==> flow/design.v <==
module mux4_1 #(parameter BIT_WIDTH = 32)
(
  input      [1:0]           sel,
  input      [BIT_WIDTH-1:0] in0,
  input      [BIT_WIDTH-1:0] in1,
  input      [BIT_WIDTH-1:0] in2,
  input      [BIT_WIDTH-1:0] in3,
  output reg [BIT_WIDTH-1:0] out 
);
always @(*) begin
  case (sel)
    2'b00: out = in0;
    2'b01: out = in1;
    2'b10: out = in2;
    2'b11: out = in3;
    default : out = 0;
  endcase
end
endmodule
module ALU(
  input  [31:0] a             ,   
  input  [31:0] b             ,   
  input  [3:0]  ALUSel        ,  
  output reg [31:0] alu_result,   
  output zero_flag             
  );
  parameter ALUadd  =  4'b0000;
  parameter ALUsub  =  4'b0001;
  parameter ALUsll  =  4'b0010;
  parameter ALUslt  =  4'b0011;
  parameter ALUsltu =  4'b0100;
  parameter ALUxor  =  4'b0101;
  parameter ALUsrl  =  4'b0110;
  parameter ALUsra  =  4'b0111;
  parameter ALUor   =  4'b1000;
  parameter ALUand  =  4'b1001;
  parameter ALUnop  =  4'b1111;
  assign zero_flag = (alu_result == 32'd0) ? 1'b1: 1'b0;
  always @(*)
    begin 
    case(ALUSel)
      ALUadd : alu_result = a + b;  
      ALUsub : alu_result = a - b;  
      ALUsll : alu_result = a << b[4:0];
      ALUslt : alu_result = $signed(a) < $signed(b);
      ALUsltu: alu_result = a < b;
      ALUxor : alu_result = a ^ b;
      ALUsrl : alu_result = a >> b[4:0];
      ALUsra : alu_result = ({32{a[31]}} << {6'd32 - {1'b0, a[4:0]}}) |
                (a >> b[4:0]);
      ALUor  : alu_result = a | b;
      ALUand : alu_result = a & b;
      ALUnop : alu_result = 0;
      default:alu_result = 0;  
    endcase
  end
endmodule
module Branch_Comparator
(
  input        BrUn    ,
  input  [31:0]ex_DataA,
  input  [31:0]ex_DataB,
  output  reg  BrEq    ,
  output  reg  BrLt     
);
always @(*) begin
  if (BrUn) begin
      BrEq = (ex_DataA == ex_DataB) ? 1'b1 : 1'b0;
      BrLt = (ex_DataA < ex_DataB) ? 1'b1 : 1'b0;
  end
  else begin
      BrEq = ($signed(ex_DataA) == $signed(ex_DataB)) ? 1'b1 : 1'b0;
      BrLt = ($signed(ex_DataA) <  $signed(ex_DataB)) ? 1'b1 : 1'b0;
  end
end
endmodule
module Imm_Gen (
  input     [31:0] inst       ,
  input     [2:0]  ImmSel     ,
  output reg[31:0] imm         
);
  always @(*) begin : proc_imm
    case (ImmSel)
      3'b000: imm = {{20{inst[31]}},inst[31:20]};
      3'b001: imm = {{20{inst[31]}},inst[31:25], inst[11:7]};
      3'b010: imm = {{20{inst[31]}}, inst[7], inst[30:25], inst[11:8], 1'b0};
      3'b011: imm = {{12{inst[31]}}, inst[19:12], inst[20], inst[30:21], 1'b0};
      3'b100: imm = {inst[31:12],12'b0};
      default : imm = 32'b0;
    endcase
  end
endmodule
module Control_Unit(
    input            clk    ,
    input            rst_n  ,
    input            BrEq   ,
    input            BrLT   ,
    input      [6:0] opcode ,
    input      [6:0] funct7 ,
    input      [2:0] funct3 ,
    output reg [2:0] ImmSel ,
    output reg [1:0] PCSel  ,
    output reg       BrUn   ,
    output reg       ASel   ,
    output reg       BSel   ,
    output reg       MemRW  ,
    output reg       RegWEn ,
    output reg [1:0] WBSel  ,
    output reg [3:0] ALUSel  
);
parameter ImmSelI = 3'b000;
parameter ImmSelS = 3'b001;
parameter ImmSelB = 3'b010;
parameter ImmSelJ = 3'b011;
parameter ImmSelU = 3'b100;
parameter ImmSelR = 3'b111;
parameter ALUadd  =  4'b0000;
parameter ALUsub  =  4'b0001;
parameter ALUsll  =  4'b0010;
parameter ALUslt  =  4'b0011;
parameter ALUsltu =  4'b0100;
parameter ALUxor  =  4'b0101;
parameter ALUsrl  =  4'b0110;
parameter ALUsra  =  4'b0111;
parameter ALUor   =  4'b1000;
parameter ALUand  =  4'b1001;
parameter ALUnop  =  4'b1111;
parameter NoP     = 7'b0000000;
parameter R       = 7'b0110011;
parameter addi    = 7'b0010011;
parameter lw      = 7'b0000011;
parameter sw      = 7'b0100011;
parameter SB      = 7'b1100011;
parameter jalr    = 7'b1100111;
parameter jal     = 7'b1101111;
parameter auipc   = 7'b0010111;
always @(*)
begin
    ImmSel      = ImmSelR;
    PCSel       = 0;
    BrUn        = 0;
    ASel        = 0;
    BSel        = 0;
    MemRW       = 0;
    RegWEn      = 0;
    WBSel       = 2'b00;
    ALUSel      = ALUnop;
    case(opcode)
    R:
        case(funct3)
        3'b000:
            case(funct7)
            7'b0000000:  
                begin
                    PCSel       = 0;  
                    ImmSel      = ImmSelR;
                    ASel        = 0;  
                    BSel        = 0;  
                    ALUSel      = ALUadd;
                    MemRW       = 0;  
                    RegWEn      = 1;
                    WBSel       = 2'b01;  
                end
            7'b0100000:  
                begin
                    PCSel       = 0;  
                    ImmSel      = ImmSelR;
                    ASel        = 0;  
                    BSel        = 0;  
                    ALUSel      = ALUsub;
                    MemRW       = 0;  
                    RegWEn      = 1;
                    WBSel       = 2'b01;  
                end
            endcase
        3'b001:  
            begin
                PCSel           = 0;  
                ImmSel          = ImmSelR;
                ASel            = 0;  
                BSel            = 0;  
                ALUSel          = ALUsll;
                MemRW           = 0; 
                RegWEn          = 1;
                WBSel           = 2'b01;  
            end
        3'b010:  
            begin
                PCSel           = 0;  
                ImmSel          = ImmSelR;
                ASel            = 0;  
                BSel            = 0;  
                ALUSel          = ALUslt;
                MemRW           = 0;  
                RegWEn          = 1;
                WBSel           = 2'b01;  
            end
        3'b011:  
            begin
                PCSel           = 0;  
                ImmSel          = ImmSelR;
                ASel            = 0;  
                BSel            = 0;  
                ALUSel          = ALUsltu;
                MemRW           = 0;  
                RegWEn          = 1;
                WBSel           = 2'b01;  
            end
        3'b100:  
            begin
                PCSel           = 0;  
                ImmSel          = ImmSelR;
                ASel            = 0;  
                BSel            = 0;  
                ALUSel          = ALUxor;
                MemRW           = 0;  
                RegWEn          = 1;
                WBSel           = 2'b01;  
            end
        3'b101:
            case(funct7)
            7'b0000000:  
                begin
                    PCSel       = 0;  
                    ImmSel      = ImmSelR;
                    ASel        = 0;  
                    BSel        = 0;  
                    ALUSel      = ALUsrl;
                    MemRW       = 0;  
                    RegWEn      = 1;
                    WBSel       = 2'b01;  
                end
            7'b0100000:  
                begin
                    PCSel       = 0;  
                    ImmSel      = ImmSelR;
                    ASel        = 0;  
                    BSel        = 0;  
                    ALUSel      = ALUsra;
                    MemRW       = 0;  
                    RegWEn      = 1;
                    WBSel       = 2'b01;  
                end
            endcase
        3'b110:  
            begin
                PCSel           = 0;  
                ImmSel          = ImmSelR;
                ASel            = 0;  
                BSel            = 0;  
                ALUSel          = ALUor;
                MemRW           = 0;  
                RegWEn          = 1;
                WBSel           = 2'b01;  
            end
        3'b111:  
            begin
                PCSel           = 0;  
                ImmSel          = ImmSelR;
                ASel            = 0;  
                BSel            = 0;  
                ALUSel          = ALUand;
                MemRW           = 0;  
                RegWEn          = 1;
                WBSel           = 2'b01;  
            end
        endcase
    addi:
        begin
            PCSel               = 0;  
            ImmSel              = ImmSelI;  
            ASel                = 0;  
            BSel                = 1;  
            ALUSel              = ALUadd;
            MemRW               = 0;  
            RegWEn              = 1;
            WBSel               = 2'b01;  
        end
    lw:
        begin
            PCSel               = 0;  
            ImmSel              = ImmSelI;  
            BrUn                = 1'b0;
            ASel                = 0;  
            BSel                = 1;  
            ALUSel              = ALUadd;
            MemRW               = 0;  
            RegWEn              = 1;
            WBSel               = 2'b00;  
            end
    sw:
        begin
            PCSel               = 0;  
            ImmSel              = ImmSelS;  
            BrUn                = 1'b0;
            ASel                = 0;  
            BSel                = 1;  
            ALUSel              = ALUadd;
            MemRW               = 1;  
            RegWEn              = 0;
            WBSel               = 2'b00;
            end
    SB:
        case(funct3)
        3'b000:  
            begin
                PCSel           = (BrEq) ? 1 : 0;  
                ImmSel          = ImmSelB;  
                ASel            = 1;  
                BSel            = 1;  
                ALUSel          = ALUadd;
                MemRW           = 0;  
                RegWEn          = 0;
                WBSel           = 2'b00;
            end
        3'b001:  
            begin
                PCSel           = (BrLT) ? 0 : 1;  
                ImmSel          = ImmSelB;  
                ASel            = 1;  
                BSel            = 1;  
                ALUSel          = ALUadd;
                MemRW           = 0;  
                RegWEn          = 0;
                WBSel           = 2'b00;
            end
        3'b100:  
            begin
                PCSel           = (BrLT) ? 1 : 0;  
                ImmSel          = ImmSelB;  
                BrUn            = 0;
                ASel            = 1;  
                BSel            = 1;  
                ALUSel          = ALUadd;
                MemRW           = 0; 
                RegWEn          = 0;
                WBSel           = 2'b00;
            end
        3'b101:  
            begin
                PCSel           = (BrLT) ? 1 : 0;  
                ImmSel          = ImmSelB;  
                BrUn            = 1;
                ASel            = 1;  
                BSel            = 1;  
                ALUSel          = ALUadd;
                MemRW           = 0;  
                RegWEn          = 0;
                WBSel           = 2'b00;
            end
        endcase
    jalr:
        begin
            PCSel               = 2;  
            ImmSel              = ImmSelI;  
            ASel                = 0;  
            BSel                = 1;  
            ALUSel              = ALUadd;
            MemRW               = 0;  
            RegWEn              = 1;
            WBSel               = 2'b10;  
        end
    jal:
        begin
            PCSel               = 2;  
            ImmSel              = ImmSelJ;  
            ASel                = 1;  
            BSel                = 1;  
            ALUSel              = ALUadd;
            MemRW               = 0;  
            RegWEn              = 1;
            WBSel               = 2'b10;  
        end
    auipc:
        begin
            PCSel               = 0;  
            ImmSel              = ImmSelU;  
            BrUn                = 1'b0;
            ASel                = 1;  
            BSel                = 1;  
            ALUSel              = ALUadd;
            MemRW               = 0;  
            RegWEn              = 1;
            WBSel               = 2'b01;  
        end
    default: ALUSel             = ALUnop;
    endcase
end
endmodule
module Forwarding_Unit(
      input  wire [4:0]  ex_rs1     ,
      input  wire [4:0]  ex_rs2     ,
      input  wire [4:0]  mem_rd     ,
      input  wire [4:0]  wb_rd      ,
      input              mem_RegWEn ,
      input              wb_RegWEn  ,
      input              mem_MemRW  ,
      output reg  [1:0]  ForwardASel,
      output reg  [1:0]  ForwardBSel 
  );
always @(*)
  begin
    if ((mem_RegWEn == 1)&&(mem_MemRW == 1)&&(mem_rd!=5'b00000)&&(mem_rd==ex_rs1))
      begin
        ForwardASel = 2'b10;
      end
    else
      begin
        ForwardASel = 2'b00;
      end
    if ((mem_RegWEn == 1)&&(mem_MemRW == 1)&&(mem_rd!= 5'b00000)&&(mem_rd==ex_rs2))
      begin
        ForwardBSel = 2'b10;
      end
    else
      begin
        ForwardBSel = 2'b00;
      end
    if ((wb_RegWEn == 1)&&(mem_MemRW == 0)&&(wb_rd!= 5'b00000)&&(wb_rd==ex_rs1))
      begin
        ForwardASel = 2'b01;
      end
    else
      begin
        ForwardASel = 2'b00;
      end
    if ((wb_RegWEn == 1)&&(mem_MemRW == 0)&&(wb_rd!= 5'b00000)&&(wb_rd==ex_rs2))
      begin
        ForwardBSel = 2'b01;
      end
    else
      begin
        ForwardBSel = 2'b00;
      end
  end
endmodule
module Hazard_Detection_Unit(
      input              clk            ,
      input              rst_n          ,
      input  wire[4:0]   id_rs1         ,
      input  wire[4:0]   id_rs2         ,
      input  wire[4:0]   ex_rd          ,
      input      [6:0]   opcode         ,
      input              ex_MemRW       ,
      output reg         PCWrite        ,
      output             Reg_IF_ID_Data  
);
parameter NoP     = 7'b0000000;
parameter R       = 7'b0110011;
parameter addi    = 7'b0010011;
parameter lw      = 7'b0000011;
parameter sw      = 7'b0100011;
parameter SB      = 7'b1100011;
parameter jalr    = 7'b1100111;
parameter jal     = 7'b1101111;
parameter auipc   = 7'b0010111;
  reg [1:0] cnt0    ;
  reg [1:0] cnt1    ;
  wire      cnt_en0 ;
  reg       cnt_en1 ;
  wire      PCWrite0;
  wire      PCWrite1;
  assign cnt_en0 = ((opcode == SB) || (opcode == jalr)) ? 1 : 0;
  assign PCWrite0= ((cnt0 == 1) || (cnt0 == 2)) ? 0 : 1;
  assign PCWrite1= (cnt1 == 1) ? 0 : 1;
  assign Reg_IF_ID_Data = ((cnt0 == 1) || (cnt0 == 2)) ? 0 : 1;
  always @(posedge clk or negedge rst_n) begin
    if(~rst_n) begin
      cnt0 <= 0;
    end else begin
      if (cnt_en0) begin
        if (cnt0 < 2) begin
          cnt0 <= cnt0 +1;
        end else cnt0 <= 0;
      end 
      else cnt0 <= 0;
    end
  end
  always @(posedge clk or negedge rst_n) begin
    if(~rst_n) begin
      cnt1 <= 0;
    end else begin
      if (cnt_en1) begin
        if (cnt1 < 1) begin
          cnt1 <= cnt1 +1;
        end else cnt1 <= 0;
      end 
      else cnt1 <= 0;
    end
  end
  always @(*) begin
    if((ex_MemRW == 0) && (ex_rd == id_rs1) && (ex_rd != 0)) begin
      cnt_en1          = 1;
    end
    else begin
      cnt_en1          = 0;
    end
    if((ex_MemRW == 0) && (ex_rd == id_rs2) && (ex_rd != 0)) begin
      cnt_en1          = 1;
    end
    else begin
      cnt_en1          = 0;
    end
  end
  always @(*) begin : proc_PCWrite
    if ((opcode == SB) || (opcode == jalr)) begin
      PCWrite = PCWrite0;
    end 
    else PCWrite = PCWrite1;
  end
endmodule
module Register_Array (
    input  wire               clk    ,
    input  wire               rst_n  ,
    input  wire               RegWEn ,
    input  wire [4:0]         AddrD  ,
    input  wire [31:0]        DataD  ,
    input  wire [4:0]         AddrA  ,
    output reg  [31:0]        DataA  ,
    input  wire [4:0]         AddrB  ,
    output reg  [31:0]        DataB   
);
    reg[31:0]  regs[0:31];
    always @ (posedge clk) begin
        if (!rst_n) begin
            regs[0]  <=0;
            regs [1] <=0;
            regs [2] <=0;
            regs [3] <=0;
            regs [4] <=0;
            regs [5] <=0;
            regs [6] <=0;
            regs [7] <=0;
            regs [8] <=0;
            regs [9] <=0;
            regs [10]<=0;
            regs [11]<=0;
            regs [12]<=0;
            regs [13]<=0;
            regs [14]<=0;
            regs [15]<=0;
            regs [16]<=0;
            regs [17]<=0;
            regs [18]<=0;
            regs [19]<=0;
            regs [20]<=0;
            regs [21]<=0;
            regs [22]<=0;
            regs [23]<=0;
            regs [24]<=0;
            regs [25]<=0;
            regs [26]<=0;
            regs [27]<=0;
            regs [28]<=0;
            regs [29]<=0;
            regs [30]<=0;
            regs [31]<=0;
        end
        else begin
            if (RegWEn && AddrD != 0) begin
                regs[AddrD] <= DataD;
            end
        end
    end
    always @ (*) begin
        if (!rst_n || AddrA == 0) begin
            DataA <= 0;
        end else if (!RegWEn && AddrA == AddrD) begin
            DataA <= DataD;
        end else begin
            DataA <= regs[AddrA];
        end
    end
    always @ (*) begin
        if (!rst_n || AddrB == 0) begin
            DataB <= 0;
        end else if (!RegWEn && AddrB == AddrD) begin
            DataB <= DataD;
        end else begin
            DataB <= regs[AddrB];
        end
    end
endmodule
module Reg_IF_ID (
  input  wire        clk    ,
  input  wire        rst_n  ,
  input  wire [31:0] if_pc  ,
  input  wire [31:0] if_inst,
  output reg  [31:0] id_pc  ,
  output reg  [31:0] id_inst 
);
  always @ (posedge clk or negedge rst_n) begin
    if (!rst_n) begin
      id_pc   <= 0;
      id_inst <= 0;
    end else begin
      id_pc   <= if_pc;
      id_inst <= if_inst;
    end
  end
endmodule  
module Reg_ID_EX (
  input  wire        clk        ,
  input  wire        rst_n      ,
  input  wire [31:0] id_inst    ,
  input  wire [31:0] id_pc      ,
  input  wire [31:0] id_DataA   ,
  input  wire [31:0] id_DataB   ,
  input  wire [4:0]  id_rd      ,
  input  wire [4:0]  id_rs1     ,
  input  wire [4:0]  id_rs2     ,
  input       [2:0]  id_ImmSel  ,
  input       [1:0]  id_PCSel   ,
  input              id_BrUn    ,
  input              id_ASel    ,
  input              id_BSel    ,
  input              id_MemRW   ,
  input              id_RegWEn  ,
  input       [1:0]  id_WBSel   ,
  input       [3:0]  id_ALUSel  ,
  input       [31:0] id_imm     ,
  output reg  [31:0] ex_inst    ,
  output reg  [31:0] ex_DataA   ,
  output reg  [31:0] ex_DataB   ,
  output reg  [31:0] ex_pc      ,
  output reg  [4:0]  ex_rd      ,
  output reg  [4:0]  ex_rs1     ,
  output reg  [4:0]  ex_rs2     ,
  output reg  [2:0]  ex_ImmSel  ,
  output reg  [31:0] ex_imm     ,
  output reg  [1:0]  ex_PCSel   ,
  output reg         ex_BrUn    ,
  output reg         ex_ASel    ,
  output reg         ex_BSel    ,
  output reg         ex_MemRW   ,
  output reg         ex_RegWEn  ,
  output reg  [1:0]  ex_WBSel   ,
  output reg  [3:0]  ex_ALUSel   
);
  always @ (posedge clk) begin
    if (!rst_n) begin
      ex_imm   <= 0;
      ex_inst  <= 0;
      ex_pc    <= 0;
      ex_DataA <= 0;
      ex_DataB <= 0;
      ex_PCSel <= 0;
      ex_BrUn  <= 0;
      ex_ASel  <= 0;
      ex_BSel  <= 0;
      ex_MemRW <= 0;
      ex_RegWEn<= 0;
      ex_rd    <= 0;
      ex_rs1   <= 0;
      ex_rs2   <= 0;
      ex_ALUSel<= 0;
      ex_ImmSel<= 0;
      ex_WBSel <= 0;
    end else if (1) begin
      ex_imm   <= id_imm   ;
      ex_inst  <= id_inst  ;
      ex_pc    <= id_pc    ;
      ex_DataA <= id_DataA ;
      ex_DataB <= id_DataB ;
      ex_PCSel <= id_PCSel ;
      ex_BrUn  <= id_BrUn  ;
      ex_ASel  <= id_ASel  ;
      ex_BSel  <= id_BSel  ;
      ex_MemRW <= id_MemRW ;
      ex_RegWEn<= id_RegWEn;
      ex_rd    <= id_rd    ;
      ex_rs1   <= id_rs1   ;
      ex_rs2   <= id_rs2   ;
      ex_ALUSel<= id_ALUSel;
      ex_ImmSel<= id_ImmSel;
      ex_WBSel <= id_WBSel ;
    end
  end
endmodule  
module Reg_EX_MEM (
  input  wire        clk        ,
  input  wire        rst_n      ,
  input  wire        ex_MemRW   ,
  input  wire        ex_RegWEn  ,
  input  wire [4:0]  ex_rd      ,
  input  wire [31:0] ex_pc      ,
  input  wire [31:0] ex_imm     ,
  input  wire [31:0] ex_DataB   ,
  input  wire [31:0] ex_ALU_out ,
  input  wire [1:0]  ex_WBSel   ,
  input  wire [4:0]  ex_rs2     ,
  output reg         mem_RegWEn ,
  output reg         mem_MemRW  ,
  output reg  [1:0]  mem_WBSel  ,
  output reg  [31:0] mem_imm    ,
  output reg  [4:0]  mem_rd     ,
  output reg  [4:0]  mem_rs2    ,
  output reg  [31:0] mem_ALU_out,
  output reg  [31:0] mem_DataB  ,
  output reg  [31:0] mem_pc      
);
  always @ (posedge clk) begin
    if (!rst_n) begin
      mem_RegWEn   <= 0;
      mem_pc       <= 0;
      mem_ALU_out  <= 0;
      mem_DataB    <= 0;
      mem_imm      <= 0;
      mem_MemRW    <= 0;
      mem_rd       <= 0;
      mem_WBSel    <= 0;
      mem_rs2      <= 0;
    end else if (1) begin
      mem_RegWEn   <= ex_RegWEn ;
      mem_pc       <= ex_pc     ;
      mem_ALU_out  <= ex_ALU_out;
      mem_DataB    <= ex_DataB  ;
      mem_imm      <= ex_imm    ;
      mem_MemRW    <= ex_MemRW  ;
      mem_rd       <= ex_rd     ;
      mem_WBSel    <= ex_WBSel  ;
      mem_rs2      <= ex_rs2    ;
    end
  end
endmodule  
module Reg_MEM_WB (
  input  wire        clk        ,
  input  wire        rst_n      ,
  input  wire        mem_RegWEn ,
  input  wire [4:0]  mem_rd     ,
  input  wire [31:0] mem_pc     ,
  input  wire [31:0] mem_imm    ,
  input  wire [31:0] mem_DataB  ,
  input  wire [31:0] mem_ALU_out,
  input  wire [31:0] mem_WBData ,
  output reg         wb_RegWEn  ,
  output reg  [31:0] wb_WBData  ,
  output reg  [4:0]  wb_rd      , 
  output reg  [31:0] wb_ALU_out , 
  output reg  [31:0] wb_DataB   , 
  output reg  [31:0] wb_pc      ,
  output reg  [31:0] wb_imm     
);
  always @ (posedge clk) begin
    if (!rst_n) begin
      wb_WBData   <= 0;
      wb_RegWEn   <= 0;
      wb_pc       <= 0;
      wb_ALU_out  <= 0;
      wb_DataB    <= 0;
      wb_imm      <= 0;
      wb_rd       <= 0;
    end
    else begin
      wb_WBData   <= mem_WBData ;
      wb_RegWEn   <= mem_RegWEn ;
      wb_pc       <= mem_pc     ;
      wb_ALU_out  <= mem_ALU_out;
      wb_DataB    <= mem_DataB  ;
      wb_imm      <= mem_imm    ;
      wb_rd       <= mem_rd     ;
    end
  end
endmodule  
module Reg_PC(
  input         clk             ,
  input         rst_n           ,
  input  [31:0] ALU_out         ,
  input  [31:0] jump_pc         ,
  input         PCWrite         , 
  input  [1:0]  PCSel           , 
  output [31:0] pc_next           
  );
  reg [31:0] pc_curr;
  wire[31:0] pc_plus_1;
  assign pc_plus_1 = pc_curr + 32'h0001;
  assign pc_next = PCWrite ? pc_curr : 0; 
  always @(posedge clk or negedge rst_n) begin : proc_pc
    if(~rst_n) begin
      pc_curr <= 0;
    end else begin
      if (PCWrite == 0) begin
        pc_curr <=  pc_curr;
      end
      else begin
        if (PCSel == 1) begin
          pc_curr <= ALU_out;
        end
        else begin
          if (PCSel == 0) begin
            pc_curr <= pc_plus_1;
          end
          else pc_curr <= jump_pc;
        end
      end
    end
  end
endmodule
module State_IF (
  input        clk         ,   
  input        rst_n       ,   
  input [31:0] ex_ALU_out  ,
  input        PCWrite     ,
  input [31:0] jump_pc     ,
  input [1:0]  PCSel       ,
  input [31:0] imem_rdata  ,
  output[31:0] instruction ,
  output[31:0] pc           
);
  wire [31:0] pc_next;
  assign pc = pc_next;
  Reg_PC Reg_PC_i
  (
  .clk         (clk        ),
  .rst_n       (rst_n      ),
  .ALU_out     (ex_ALU_out ),
  .jump_pc     (jump_pc    ),
  .PCWrite     (PCWrite    ),
  .PCSel       (PCSel      ),
  .pc_next     (pc_next    ) 
  );
  assign instruction = imem_rdata;
endmodule
module Execute_Unit(
  input        clk        ,
  input        rst_n      ,
  input        id_BrUn    ,
  input        id_ASel    ,
  input        id_BSel    ,
  input [31:0] ex_pc      ,
  input [31:0] mem_ALU_out,
  input [1:0]  ForwardASel, 
  input [1:0]  ForwardBSel, 
  input [31:0] ex_DataA   ,
  input [31:0] ex_DataB   ,
  input [31:0] imm        ,
  input [31:0] wb_WBData  ,
  input [3:0]  ex_ALUSel      ,
  output[31:0] ex_ALU_out     ,
  output       ex_BrEq        ,
  output       ex_BrLT        ,
  output[31:0] ex_ForwardDataB 
);
  wire [31:0] ALU_DataA   ;
  wire [31:0] ALU_DataB   ;
  wire [31:0] ForwardDataA;
  wire [31:0] ForwardDataB;
  wire zero_flag;
  assign ex_ForwardDataB = ForwardDataB;
  assign ALU_DataA = id_ASel ? ex_pc : ForwardDataA;
  assign ALU_DataB = id_BSel ? imm   : ForwardDataB;
  mux4_1 ForwardA_mux
  (
  .sel(ForwardASel ),
  .in0(ex_DataA    ),
  .in1(wb_WBData   ),
  .in2(mem_ALU_out ),
  .in3(32'd0       ),
  .out(ForwardDataA) 
  );
  mux4_1 ForwardB_mux
  (
  .sel(ForwardBSel ),
  .in0(ex_DataB    ),
  .in1(wb_WBData   ),
  .in2(mem_ALU_out ),
  .in3(32'd0       ),
  .out(ForwardDataB) 
  );
  Branch_Comparator Branch_Comparator_i
  (
  .BrUn       (id_BrUn    ),
  .ex_DataA   (ex_DataA   ),
  .ex_DataB   (ex_DataB   ),
  .BrEq       (ex_BrEq    ),
  .BrLt       (ex_BrLT    ) 
  );
  ALU ALU_Unit
  (
  .a          (ALU_DataA   ),
  .b          (ALU_DataB   ),
  .ALUSel     (ex_ALUSel   ),
  .alu_result (ex_ALU_out  ),
  .zero_flag  (zero_flag   ) 
  );
endmodule
module Risc_32_bit
(
  input         clk       ,
  input         rst_n     ,
  output [31:0] imem_addr ,
  input  [31:0] imem_rdata,
  output [31:0] dmem_addr ,
  output [31:0] dmem_wdata,
  output        dmem_we   ,
  input  [31:0] dmem_rdata
);
  parameter ImmSelI = 3'b000;
  parameter ImmSelS = 3'b001;
  parameter ImmSelB = 3'b010;
  parameter ImmSelJ = 3'b011;
  parameter ImmSelU = 3'b100;
  parameter ImmSelR = 3'b111;
  wire [31:0] if_inst;
  wire [31:0] if_pc  ;
  wire [31:0] id_pc    ;
  wire [6:0]  id_opcode;
  wire [31:0] id_inst  ;
  wire [4:0]  id_rd    ;
  wire [4:0]  id_rs1   ;
  wire [4:0]  id_rs2   ;
  wire [2:0]  id_funct3;
  wire [6:0]  id_funct7;
  wire [2:0]  id_ImmSel;
  wire [31:0] id_imm   ;
  wire [1:0]  id_PCSel ;
  wire        id_BrUn  ;
  wire        id_ASel  ;
  wire        id_BSel  ;
  wire        id_MemRW ;
  wire        id_RegWEn;
  wire [1:0]  id_WBSel ;
  wire [3:0]  id_ALUSel;
  wire [31:0] id_DataA ;
  wire [31:0] id_DataB ;
  wire [31:0] id_jump_pc;
  wire [31:0] ex_imm         ;
  wire        ex_we          ;
  wire [31:0] ex_DataA       ;
  wire [31:0] ex_DataB       ;
  wire [31:0] ex_pc          ;
  wire [4:0]  ex_rd          ;
  wire [4:0]  ex_rs1         ;
  wire [4:0]  ex_rs2         ;
  wire [2:0]  ex_ImmSel      ;
  wire        ex_BrEq        ;
  wire        ex_BrLT        ;
  wire [1:0]  ex_PCSel       ;
  wire        ex_BrUn        ;
  wire        ex_ASel        ;
  wire        ex_BSel        ;
  wire        ex_MemRW       ;
  wire        ex_RegWEn      ;
  wire [1:0]  ex_WBSel       ;
  wire [3:0]  ex_ALUSel      ;
  wire [31:0] ex_inst        ;
  wire [31:0] ex_ALU_out     ;
  wire [31:0] ex_ForwardDataB;
  wire        mem_RegWEn ;
  wire        mem_MemRW  ;
  wire [4:0]  mem_rd     ;
  wire [31:0] mem_imm    ;
  wire [31:0] mem_ALU_out;
  wire [31:0] mem_DataB  ;
  wire [31:0] mem_pc     ;
  wire [31:0] mem_WBData ;
  wire [1:0]  mem_WBSel  ;
  wire [4:0]  mem_rs2    ;
  wire        wb_RegWEn  ;
  wire [4:0]  wb_rd      ;
  wire [31:0] wb_ALU_out ;
  wire [31:0] wb_DataB   ;
  wire [31:0] wb_pc      ;
  wire [31:0] wb_WBData  ;
  wire [31:0] wb_imm     ;
  wire        PCWrite    ;
  wire        Reg_IF_ID_Data  ;
  wire [1:0]  ForwardASel;
  wire [1:0]  ForwardBSel;
  State_IF State_IF_if
  (
  .clk        (clk         ),
  .rst_n      (rst_n       ),
  .ex_ALU_out (ex_ALU_out  ),
  .PCWrite    (PCWrite     ),
  .jump_pc    (id_jump_pc  ),
  .PCSel      (id_PCSel    ),
  .imem_rdata (imem_rdata  ),
  .instruction(if_inst     ),
  .pc         (if_pc       ) 
  );
  assign imem_addr = if_pc;
  Reg_IF_ID Reg_IF_ID_i
  (
  .clk    (clk    ),
  .rst_n  (rst_n  ),
  .if_pc  (if_pc  ),
  .if_inst(if_inst),
  .id_pc  (id_pc  ),
  .id_inst(id_inst) 
  );
  assign id_opcode = id_inst[6:0];
  assign id_rd     = ((id_ImmSel != ImmSelS) || (id_ImmSel != ImmSelB)) ? id_inst[11:7] : 0;
  assign id_rs1    = ((id_ImmSel != ImmSelJ) || (id_ImmSel != ImmSelU)) ? id_inst[19:15]: 0;
  assign id_rs2    = ((id_ImmSel == ImmSelR) || (id_ImmSel == ImmSelB) || (id_ImmSel== ImmSelS)) ? id_inst[24:20] : 0; 
  assign id_funct3 = id_inst[14:12];
  assign id_funct7 = id_inst[31:25];
  assign id_jump_pc= (id_ImmSel == ImmSelB) ? (id_pc + id_imm) : 0;
  Control_Unit Control_Unit_i
  (
   .clk        (clk        ),
   .rst_n      (rst_n      ),
   .funct7     (id_funct7  ),
   .funct3     (id_funct3  ),
   .BrEq       (ex_BrEq    ),
   .BrLT       (ex_BrLT    ),
   .ImmSel     (id_ImmSel  ),
   .opcode     (id_opcode  ),
   .PCSel      (id_PCSel   ),
   .BrUn       (id_BrUn    ),
   .ASel       (id_ASel    ),
   .BSel       (id_BSel    ),
   .RegWEn     (id_RegWEn  ),
   .MemRW      (id_MemRW   ),
   .WBSel      (id_WBSel   ),
   .ALUSel     (id_ALUSel  ) 
  );
  Register_Array Register_Array_i
  (
  .clk          (clk       ),
  .rst_n        (rst_n     ),
  .RegWEn       (wb_RegWEn ),
  .AddrD        (wb_rd     ),
  .DataD        (wb_WBData ),
  .AddrA        (id_rs1    ),
  .AddrB        (id_rs2    ),
  .DataA        (id_DataA  ),
  .DataB        (id_DataB  ) 
  );
  Imm_Gen ImmGen_i
  (
  .inst       (id_inst    ),
  .ImmSel     (id_ImmSel  ),
  .imm        (id_imm     ) 
  );
  Reg_ID_EX Reg_ID_EX
  (
  .clk      (clk      ),
  .rst_n    (rst_n    ),
  .id_inst  (id_inst  ),
  .id_pc    (id_pc    ),
  .id_DataA (id_DataA ),
  .id_DataB (id_DataB ),
  .id_rd    (id_rd    ),
  .id_rs1   (id_rs1   ),
  .id_rs2   (id_rs2   ),
  .id_imm   (id_imm   ),
  .id_ImmSel(id_ImmSel),
  .id_PCSel (id_PCSel ),
  .id_BrUn  (id_BrUn  ),
  .id_ASel  (id_ASel  ),
  .id_BSel  (id_BSel  ),
  .id_MemRW (id_MemRW ),
  .id_RegWEn(id_RegWEn),
  .id_WBSel (id_WBSel ),
  .id_ALUSel(id_ALUSel),
  .ex_inst  (ex_inst  ),
  .ex_DataA (ex_DataA ),
  .ex_DataB (ex_DataB ),
  .ex_pc    (ex_pc    ),
  .ex_rd    (ex_rd    ),
  .ex_rs1   (ex_rs1   ),
  .ex_rs2   (ex_rs2   ),
  .ex_imm   (ex_imm   ),
  .ex_ImmSel(ex_ImmSel),
  .ex_PCSel (ex_PCSel ),
  .ex_BrUn  (ex_BrUn  ),
  .ex_ASel  (ex_ASel  ),
  .ex_BSel  (ex_BSel  ),
  .ex_MemRW (ex_MemRW ),
  .ex_RegWEn(ex_RegWEn),
  .ex_WBSel (ex_WBSel ),
  .ex_ALUSel(ex_ALUSel) 
  );
  Execute_Unit Execute_Unit_i
  (
  .clk            (clk            ),
  .rst_n          (rst_n          ),
  .id_BrUn        (ex_BrUn        ),
  .id_ASel        (ex_ASel        ),
  .id_BSel        (ex_BSel        ),
  .ex_pc          (ex_pc          ),
  .mem_ALU_out    (mem_ALU_out    ),
  .ForwardASel    (ForwardASel    ),
  .ForwardBSel    (ForwardBSel    ),
  .ex_DataA       (ex_DataA       ),
  .ex_DataB       (ex_DataB       ),
  .imm            (ex_imm         ),
  .wb_WBData      (wb_WBData      ),
  .ex_ALUSel      (ex_ALUSel      ),
  .ex_ALU_out     (ex_ALU_out     ),
  .ex_ForwardDataB(ex_ForwardDataB),
  .ex_BrEq        (ex_BrEq        ),
  .ex_BrLT        (ex_BrLT        ) 
  );
  Reg_EX_MEM Reg_EX_MEM
  (
  .clk        (clk        ),
  .rst_n      (rst_n      ),
  .ex_RegWEn  (ex_RegWEn  ),
  .ex_imm     (ex_imm     ),
  .ex_MemRW   (ex_MemRW   ),
  .ex_rd      (ex_rd      ),
  .ex_rs2     (ex_rs2     ),
  .ex_pc      (ex_pc      ),
  .ex_DataB   (ex_DataB   ),
  .ex_ALU_out (ex_ALU_out ),
  .ex_WBSel   (ex_WBSel   ),
  .mem_imm    (mem_imm    ),
  .mem_RegWEn (mem_RegWEn ),
  .mem_MemRW  (mem_MemRW  ),
  .mem_rd     (mem_rd     ),
  .mem_rs2    (mem_rs2    ),
  .mem_ALU_out(mem_ALU_out),
  .mem_DataB  (mem_DataB  ),
  .mem_pc     (mem_pc     ),
  .mem_WBSel  (mem_WBSel  ) 
  );
  wire [31:0] DataB_out;
  assign dmem_addr  = mem_ALU_out;
  assign dmem_wdata = ex_ForwardDataB;
  assign dmem_we    = mem_MemRW;
  assign DataB_out  = (mem_MemRW == 0) ? dmem_rdata : 32'd0;
  Reg_MEM_WB Reg_MEM_WB_i
  (
  .clk        (clk        ),
  .rst_n      (rst_n      ),
  .mem_RegWEn (mem_RegWEn ),
  .mem_rd     (mem_rd     ),
  .mem_pc     (mem_pc     ),
  .mem_imm    (mem_imm    ),
  .mem_WBData (mem_WBData ),
  .mem_DataB  (DataB_out  ),  
  .mem_ALU_out(mem_ALU_out),
  .wb_imm     (wb_imm     ),
  .wb_RegWEn  (wb_RegWEn  ),
  .wb_rd      (wb_rd      ),
  .wb_ALU_out (wb_ALU_out ),
  .wb_DataB   (wb_DataB   ),
  .wb_WBData  (wb_WBData  ),
  .wb_pc      (wb_pc      ) 
  );
  wire [31:0] mem_pc_plus_1 = mem_pc + 32'h0001;
  mux4_1 WBMux_i
  (
  .sel(mem_WBSel    ),
  .in0(DataB_out    ),
  .in1(mem_ALU_out  ),
  .in2(mem_pc_plus_1),
  .in3(32'd0        ),
  .out(mem_WBData    ) 
  );
  Hazard_Detection_Unit Hazard_Detection_Unit_i
  (
  .clk            (clk           ),
  .rst_n          (rst_n         ),
  .opcode         (id_opcode     ),
  .id_rs1         (id_rs1        ),
  .id_rs2         (id_rs2        ),
  .ex_rd          (ex_rd         ),
  .ex_MemRW       (ex_MemRW      ),
  .PCWrite        (PCWrite       ),
  .Reg_IF_ID_Data (Reg_IF_ID_Data) 
  );
  Forwarding_Unit Forwarding_Unit_i
  (
  .ex_rs1     (ex_rs1     ),
  .ex_rs2     (ex_rs2     ),
  .mem_rd     (mem_rd     ),
  .wb_rd      (wb_rd      ),
  .mem_RegWEn (mem_RegWEn ),
  .wb_RegWEn  (wb_RegWEn  ),
  .mem_MemRW  (mem_MemRW  ),
  .ForwardASel(ForwardASel),
  .ForwardBSel(ForwardBSel) 
  );
endmodule
======== Tool chain data of Risc_32_bit ========
What the tools print for Risc_32_bit, step after step.
Line numbers count from 1 in the design file above.
Cell names lack the library's common part.
The mark - stands for no value.
inputs
  design top .............................. Risc_32_bit
  clock port .............................. clk
  standard-cell library ................... sky130hd
  timing corner ........................... tt_025C_1v80

======== Elaborated design ========
Yosys after proc, flatten, opt, wreduce and memory -nomap, before mapping. Enables and synchronous resets that opt folds into registers are not counted as muxes. Memory bits, and registers merged into a memory's read port (data or address), are not among the register bits. Print and check cells are not counted.
Memory sizes are those after Yosys's memory passes, which may raise the word count (mostly to a power of two), join words into wider ones and drop unused or constant bits.
operators by class
  equal/unequal tests ..................... 54
  shift-type cells ........................ 3
  $add $sub $neg .......................... 8
  reductions and logical operators ........ 47
  $lt $le $gt $ge ......................... 6
  bitwise operators ....................... 7
  multiplexer cells ....................... 66
operators by type and width
  operator                                                  count
  32-bit case mux with 4-bit select                         3
  32-bit 2-to-1 mux                                         11
  32-bit case mux with 10-bit select                        1
  32-bit case mux with 5-bit select                         1
  32-bit less-than comparator                               4
  32-bit by 1-bit adder with 32-bit output with constant B  2
  32-bit adder                                              2
  32-bit == test                                            2
  32-bit bitwise OR                                         2
  32-bit subtractor                                         1
  32-bit bitwise AND                                        1
  32-bit bitwise XOR                                        1
  32-bit by 5-bit << shifter with 32-bit output             1
  32-bit by 5-bit right shift with 32-bit output            1
  32-bit by 6-bit << shifter with 32-bit output             1
  4-bit case mux with 8-bit select                          1
  5-bit == test                                             5
  1-bit 2-to-1 mux                                          24
  7-bit by 6-bit == test with 1-bit output with constant B  3
  7-bit == test with constant B                             3
  5-bit 2-to-1 mux                                          4
  3-bit == test with constant B                             6
  3-bit case mux with 6-bit select                          1
  2-bit case mux with 3-bit select                          3
  2-bit OR reduction                                        8
  4-bit by 3-bit == test with 1-bit output with constant B  4
  4-bit case mux with 2-bit select                          2
  7-bit by 5-bit == test with 1-bit output with constant B  2
Other operator kinds: 40; their cells: 91.
storage and ports
  memory cells ............................ 1
  register bits ........................... 365
  cells after elaboration ................. 220
  memory bits (writable) .................. 1024
  output and inout bits ................... 97
memory list
  name                   depth  width  line  RTL
  Register_Array_i.regs  32     32     523   reg[31:0]  regs[0:31];

======== Longest topological paths ========
Longest topological path by Yosys (ltp), each cell counted once; first at word level (registers and memories cut), then after technology mapping (sequential cells cut; the memories' decode and read muxes count).
logic depth
  depth in word-level cells ............... 13
  ABC_AREA ................................ 0
  depth in mapped cells ................... 25
  depth with buffers taken out ............ 20

======== Mapped cells and area ========
Source: synth_stat.txt of the flow (Yosys; design flattened, memories mapped). It holds for the ABC_AREA given above (unset counts as 0); a run with the other value may have another netlist.
Totals and module areas in this step are rounded.
synthesis totals
  synthesis area .......................... 78600 µm²
  flip-flops .............................. 1395
  buffers ................................. 671
  sequential area ......................... 38700 µm²
  cells in the netlist .................... 7082
cell types
  type      count
  edfxtp_1  1024
  mux4_2    326
  and2_1    1105
  dfxtp_1   271
  dfrtp_1   100
  mux2i_1   240
  nand2_1   605
  clkbuf_1  572
  ha_1      135
  mux2_2    148
  nor2_1    355
  a21oi_1   259
  o221ai_1  136
  o21ai_0   201
  nand3_1   199
  a311oi_1  85
  inv_1     173
  nor3_1    128
Other cell types: 80; their cells: 1020.
The figures by module come from a second, unflattened synthesis with its own total; it is not the netlist above.
unflattened totals
  cells (unflattened synthesis) ........... 7732
  area total of the unflattened synthesis .. 92000 µm²
Rows give one instance, submodules left out.
by module
  module                 area (µm²)  cells  sequential area (µm²)  instances
  Register_Array         55100       3869   30700                  1
  ALU                    10100       1425   0.0                    1
  Reg_ID_EX              5260        403    3820                   1
  Reg_MEM_WB             4550        350    3320                   1
  Reg_EX_MEM             3860        299    2840                   1
  Risc_32_bit            2960        449    0.0                    1
  Reg_PC                 2560        325    801                    1
  mux4_1                 815         39     0.0                    3
  Reg_IF_ID              1600        64     1600                   1
  Execute_Unit           1090        73     0.0                    1
  Branch_Comparator      808         114    0.0                    1
  Control_Unit           572         84     0.0                    1
  Imm_Gen                494         73     0.0                    1
  Hazard_Detection_Unit  323         35     100                    1
Modules not listed: 2.

======== Worst setup path after synthesis ========
OpenSTA on the mapped netlist: ideal clock, no wires. The path of least setup slack (recovery checks aside). Input and output delay are each 20% of the period. Register names are those of the netlist, which keeps one name where synthesis merged equal registers.
timing path after synthesis
  kind .................................... reg-to-reg
  start ................................... reg Reg_MEM_WB_i.wb_rd[3]
  end ..................................... reg State_IF_if.Reg_PC_i.pc_curr[29]
  data required time ...................... 8.382 ns
  time at the first pin ................... 0.000 ns
  period .................................. 8.5 ns
  setup time .............................. 0.118 ns
  stages on the path ...................... 22
  buffers on the path ..................... 4
  setup slack ............................. 2.597 ns
  path delay .............................. 5.903 ns
  arrival ................................. 5.785 ns
  synthesis period reached ................ 5.903 ns
"path delay" = arrival - input delay + setup time.
"stages on the path": output pins that drive a net of the path, with the launching flip-flop's if there is one; two outputs of one cell count as two.
"synthesis period reached" = period - worst setup slack (recovery checks aside). The figure is calculated, with input and output delays left at 20% of the set period.
A register here has more assigning lines than the two given.
between the ends, after synthesis
  path through ............................ dfxtp_1 or3_1 buf_2 o311a_1 nand2_1 clkbuf_1 buf_1 mux2_2 mux2_2 ha_1 clkbuf_1 or4_1 nor4_1 nand2_1 o31a_1 o211ai_1 a311oi_1 o31a_1 o31ai_1 mux2i_1 or4_1 a21o_1
  elaborated cells on any way between the ends .. 32
  classes of those cells .................. add/sub (3); eq/ne (8); shift (3); mux (8); logic (4); reduce/logical (6)
ends and longest elaborated chain, after synthesis
  item           line  RTL
  from (decl)    738   output reg  [4:0]  wb_rd      ,
  from (assign)  752   wb_rd       <= 0;
  from (assign)  761   wb_rd       <= mem_rd     ;
  to (assign)    783   pc_curr <=  pc_curr;
  to (assign)    787   pc_curr <= ALU_out;
  to (decl)      774   reg [31:0] pc_curr;
Chain of elaborated cells between the ends: none given.
Some nets on the timed path still bear RTL names; the line given drives or declares the net.
nets with RTL names, path after synthesis
  signal          line  RTL
  dmem_wdata[16]  11    case (sel)

======== Worst path after layout ========
From the final timing report of record 1: the path of least setup slack in the routed layout; clock arrival at registers is part of the times.
timing path after layout
  kind .................................... reg-to-reg
  start ................................... reg Reg_MEM_WB_i.wb_rd[3]
  end ..................................... reg State_IF_if.Reg_PC_i.pc_curr[29]
  buffers on the path ..................... 1
  arrival ................................. 8.00 ns
  setup time .............................. 0.11 ns
  stages on the path ...................... 19
  setup slack ............................. 1.23 ns
  data required time ...................... 9.23 ns
  time at the first pin ................... 0.83 ns
  period .................................. 8.5 ns
The rows between start and end are the longest chain of elaborated cells between them; the timing report does not say that the signal goes this way. Where chains are equally long, one stands for them.
Each line given opens the expression or statement behind the cell; cells for indexed reads and writes are added by Yosys, which also makes memories of some case tables.
A register here has more assigning lines than the two given.
between the ends, after layout
  path through ............................ dfxtp_1 or3_1 buf_4 o311a_1 nand2_1 mux2_2 mux2_2 ha_1 or4_1 nor4_1 nand2_1 o31a_1 o211ai_1 a311oi_1 o31a_1 o31ai_1 mux2i_1 or4_1 a21o_1
  cells in the longest elaborated chain ... 12
  elaborated cells on any way between the ends .. 32
  classes of those cells .................. add/sub (3); eq/ne (8); shift (3); mux (8); logic (4); reduce/logical (6)
ends and longest elaborated chain, after layout
  item                                           line  RTL
  from (decl)                                    738   output reg  [4:0]  wb_rd      ,
  from (assign)                                  752   wb_rd       <= 0;
  from (assign)                                  761   wb_rd       <= mem_rd     ;
  5-bit nonzero test                             419   if ((wb_RegWEn == 1)&&(mem_MemRW == 0)&&(wb_rd!= 5'b00000)&&(wb_rd==ex_rs1))
  1-bit logical AND x2                           419
  1-bit 2-to-1 mux                               419
  1-bit by 2-bit == test with 1-bit output       11    case (sel)
  32-bit case mux with 4-bit select              11
  32-bit 2-to-1 mux                              850   assign ALU_DataA = id_ASel ? ex_pc : ForwardDataA;
  6-bit by 5-bit subtractor with 6-bit output    49    ALUsra : alu_result = ({32{a[31]}} << {6'd32 - {1'b0, a[4:0]}}) |
  32-bit by 6-bit << shifter with 32-bit output  49
  32-bit bitwise OR                              49
  32-bit case mux with 10-bit select             41    case(ALUSel)
  32-bit 2-to-1 mux                              786   if (PCSel == 1) begin
  to (assign)                                    783   pc_curr <=  pc_curr;
  to (assign)                                    787   pc_curr <= ALU_out;
  to (decl)                                      774   reg [31:0] pc_curr;

Ticket comment

Module Risc_32_bit, platform sky130hd: 6 stored runs of the flow (Yosys, OpenROAD) with differing settings, in no particular order. Input and output delays are each 20% of the period that was set; the output load is 0.01 pF.
"achieved clock period" = clock period - worst setup slack. The figure is calculated, with input and output delays left at 20% of the set period.
"worst setup path time": the worst setup path's part of the clock period (all of it between registers, 20% less for each end at a port) less its slack. A launch clock that arrives late makes it longer, a capture clock that arrives late makes it shorter.
"overall power": no workload was simulated; the value follows from the tool's default switching activity.
Values from the reports are rounded here.

---- record 1 ----
settings
  CAP_MARGIN = 30
  CORE_UTILIZATION = 40
  CTS_CLUSTER_SIZE = 69
  HOLD_SLACK_MARGIN = 0.28
  MAX_ROUTING_LAYER = met4
  TNS_END_PERCENT = 50
  period_ns = 8.5
  CORE_MARGIN = 2
  SLEW_MARGIN = 20
results
  Yosys chip area after synthesis ......... 78600 µm²
  final worst hold slack .................. 0.432 ns
  setup slack of the worst path ........... 1.23 ns
  achieved clock period ................... 7.270 ns
  worst setup path time ................... 7.27 ns
  type of the worst setup path ............ reg-to-reg
  standard-cell area after routing ........ 89000 µm²
  die area ................................ 200000 µm²
  utilization of the finished layout ...... 45.7 %
  overall power ........................... 18.0 mW
  final setup TNS ......................... 0.000 ns

---- record 2 ----
settings
  CAP_MARGIN = 30
  CELL_PAD_IN_SITES_DETAIL_PLACEMENT = 1
  CELL_PAD_IN_SITES_GLOBAL_PLACEMENT = 2
  CORE_UTILIZATION = 40
  CTS_CLUSTER_DIAMETER = 133
  CTS_CLUSTER_SIZE = 15
  GPL_TIMING_DRIVEN = 0
  HOLD_SLACK_MARGIN = 0.29
  MAX_ROUTING_LAYER = met4
  MIN_ROUTING_LAYER = met2
  SETUP_SLACK_MARGIN = 0.44
  SLEW_MARGIN = 15
  TNS_END_PERCENT = 50
  period_ns = 8.5
  CORE_MARGIN = 2
results
  not finished: routing ended with error GRT-0116

---- record 3 ----
settings
  CELL_PAD_IN_SITES_DETAIL_PLACEMENT = 2
  CORE_ASPECT_RATIO = 1.98
  CORE_UTILIZATION = 43
  CTS_CLUSTER_SIZE = 91
  GPL_ROUTABILITY_DRIVEN = 1
  GPL_TIMING_DRIVEN = 1
  HOLD_SLACK_MARGIN = 0.15
  MAX_ROUTING_LAYER = met5
  MIN_ROUTING_LAYER = met2
  PLACE_DENSITY_LB_ADDON = 0.07
  SETUP_SLACK_MARGIN = 4.16
  SLEW_MARGIN = 0
  period_ns = 14.1
  CAP_MARGIN = 20
  CORE_MARGIN = 2
results
  not finished: routing ended with error GRT-0232

---- record 4 ----
settings
  ABC_AREA = 0
  CAP_MARGIN = 10
  CELL_PAD_IN_SITES_DETAIL_PLACEMENT = 2
  CORE_ASPECT_RATIO = 0.74
  CORE_MARGIN = 7
  CORE_UTILIZATION = 19
  CTS_CLUSTER_DIAMETER = 55
  CTS_CLUSTER_SIZE = 61
  GPL_ROUTABILITY_DRIVEN = 1
  HOLD_SLACK_MARGIN = 0.28
  MAX_ROUTING_LAYER = met4
  MIN_ROUTING_LAYER = met1
  PLACE_DENSITY_LB_ADDON = 0.17
  SETUP_SLACK_MARGIN = 1.17
  SLEW_MARGIN = 5
  TNS_END_PERCENT = 60
  period_ns = 12.5
results
  Yosys chip area after synthesis ......... 78600 µm²
  final worst hold slack .................. 0.414 ns
  setup slack of the worst path ........... 3.95 ns
  achieved clock period ................... 8.548 ns
  worst setup path time ................... 8.55 ns
  type of the worst setup path ............ reg-to-reg
  standard-cell area after routing ........ 92400 µm²
  die area ................................ 432000 µm²
  utilization of the finished layout ...... 22.5 %
  overall power ........................... 12.3 mW
  final setup TNS ......................... 0.000 ns

---- record 5 ----
settings
  CAP_MARGIN = 30
  CELL_PAD_IN_SITES_DETAIL_PLACEMENT = 1
  CORE_UTILIZATION = 40
  CTS_CLUSTER_SIZE = 69
  HOLD_SLACK_MARGIN = 0.28
  MAX_ROUTING_LAYER = met4
  SETUP_SLACK_MARGIN = 0.44
  SLEW_MARGIN = 15
  TNS_END_PERCENT = 50
  period_ns = 8.5
  CORE_MARGIN = 2
results
  Yosys chip area after synthesis ......... 78600 µm²
  final worst hold slack .................. 0.431 ns
  setup slack of the worst path ........... 1.24 ns
  achieved clock period ................... 7.260 ns
  worst setup path time ................... 7.26 ns
  type of the worst setup path ............ reg-to-reg
  standard-cell area after routing ........ 89100 µm²
  die area ................................ 200000 µm²
  utilization of the finished layout ...... 45.7 %
  overall power ........................... 18.0 mW
  final setup TNS ......................... 0.000 ns

---- record 6 ----
settings
  ABC_AREA = 1
  CAP_MARGIN = 30
  CELL_PAD_IN_SITES_DETAIL_PLACEMENT = 1
  CELL_PAD_IN_SITES_GLOBAL_PLACEMENT = 1
  CORE_UTILIZATION = 51
  CTS_CLUSTER_DIAMETER = 133
  CTS_CLUSTER_SIZE = 15
  GPL_TIMING_DRIVEN = 0
  HOLD_SLACK_MARGIN = 0.03
  MAX_ROUTING_LAYER = met5
  MIN_ROUTING_LAYER = met2
  SETUP_SLACK_MARGIN = 0.44
  SLEW_MARGIN = 15
  TNS_END_PERCENT = 50
  period_ns = 8.5
  CORE_MARGIN = 2
results
  not finished: routing ended with error GRT-0116
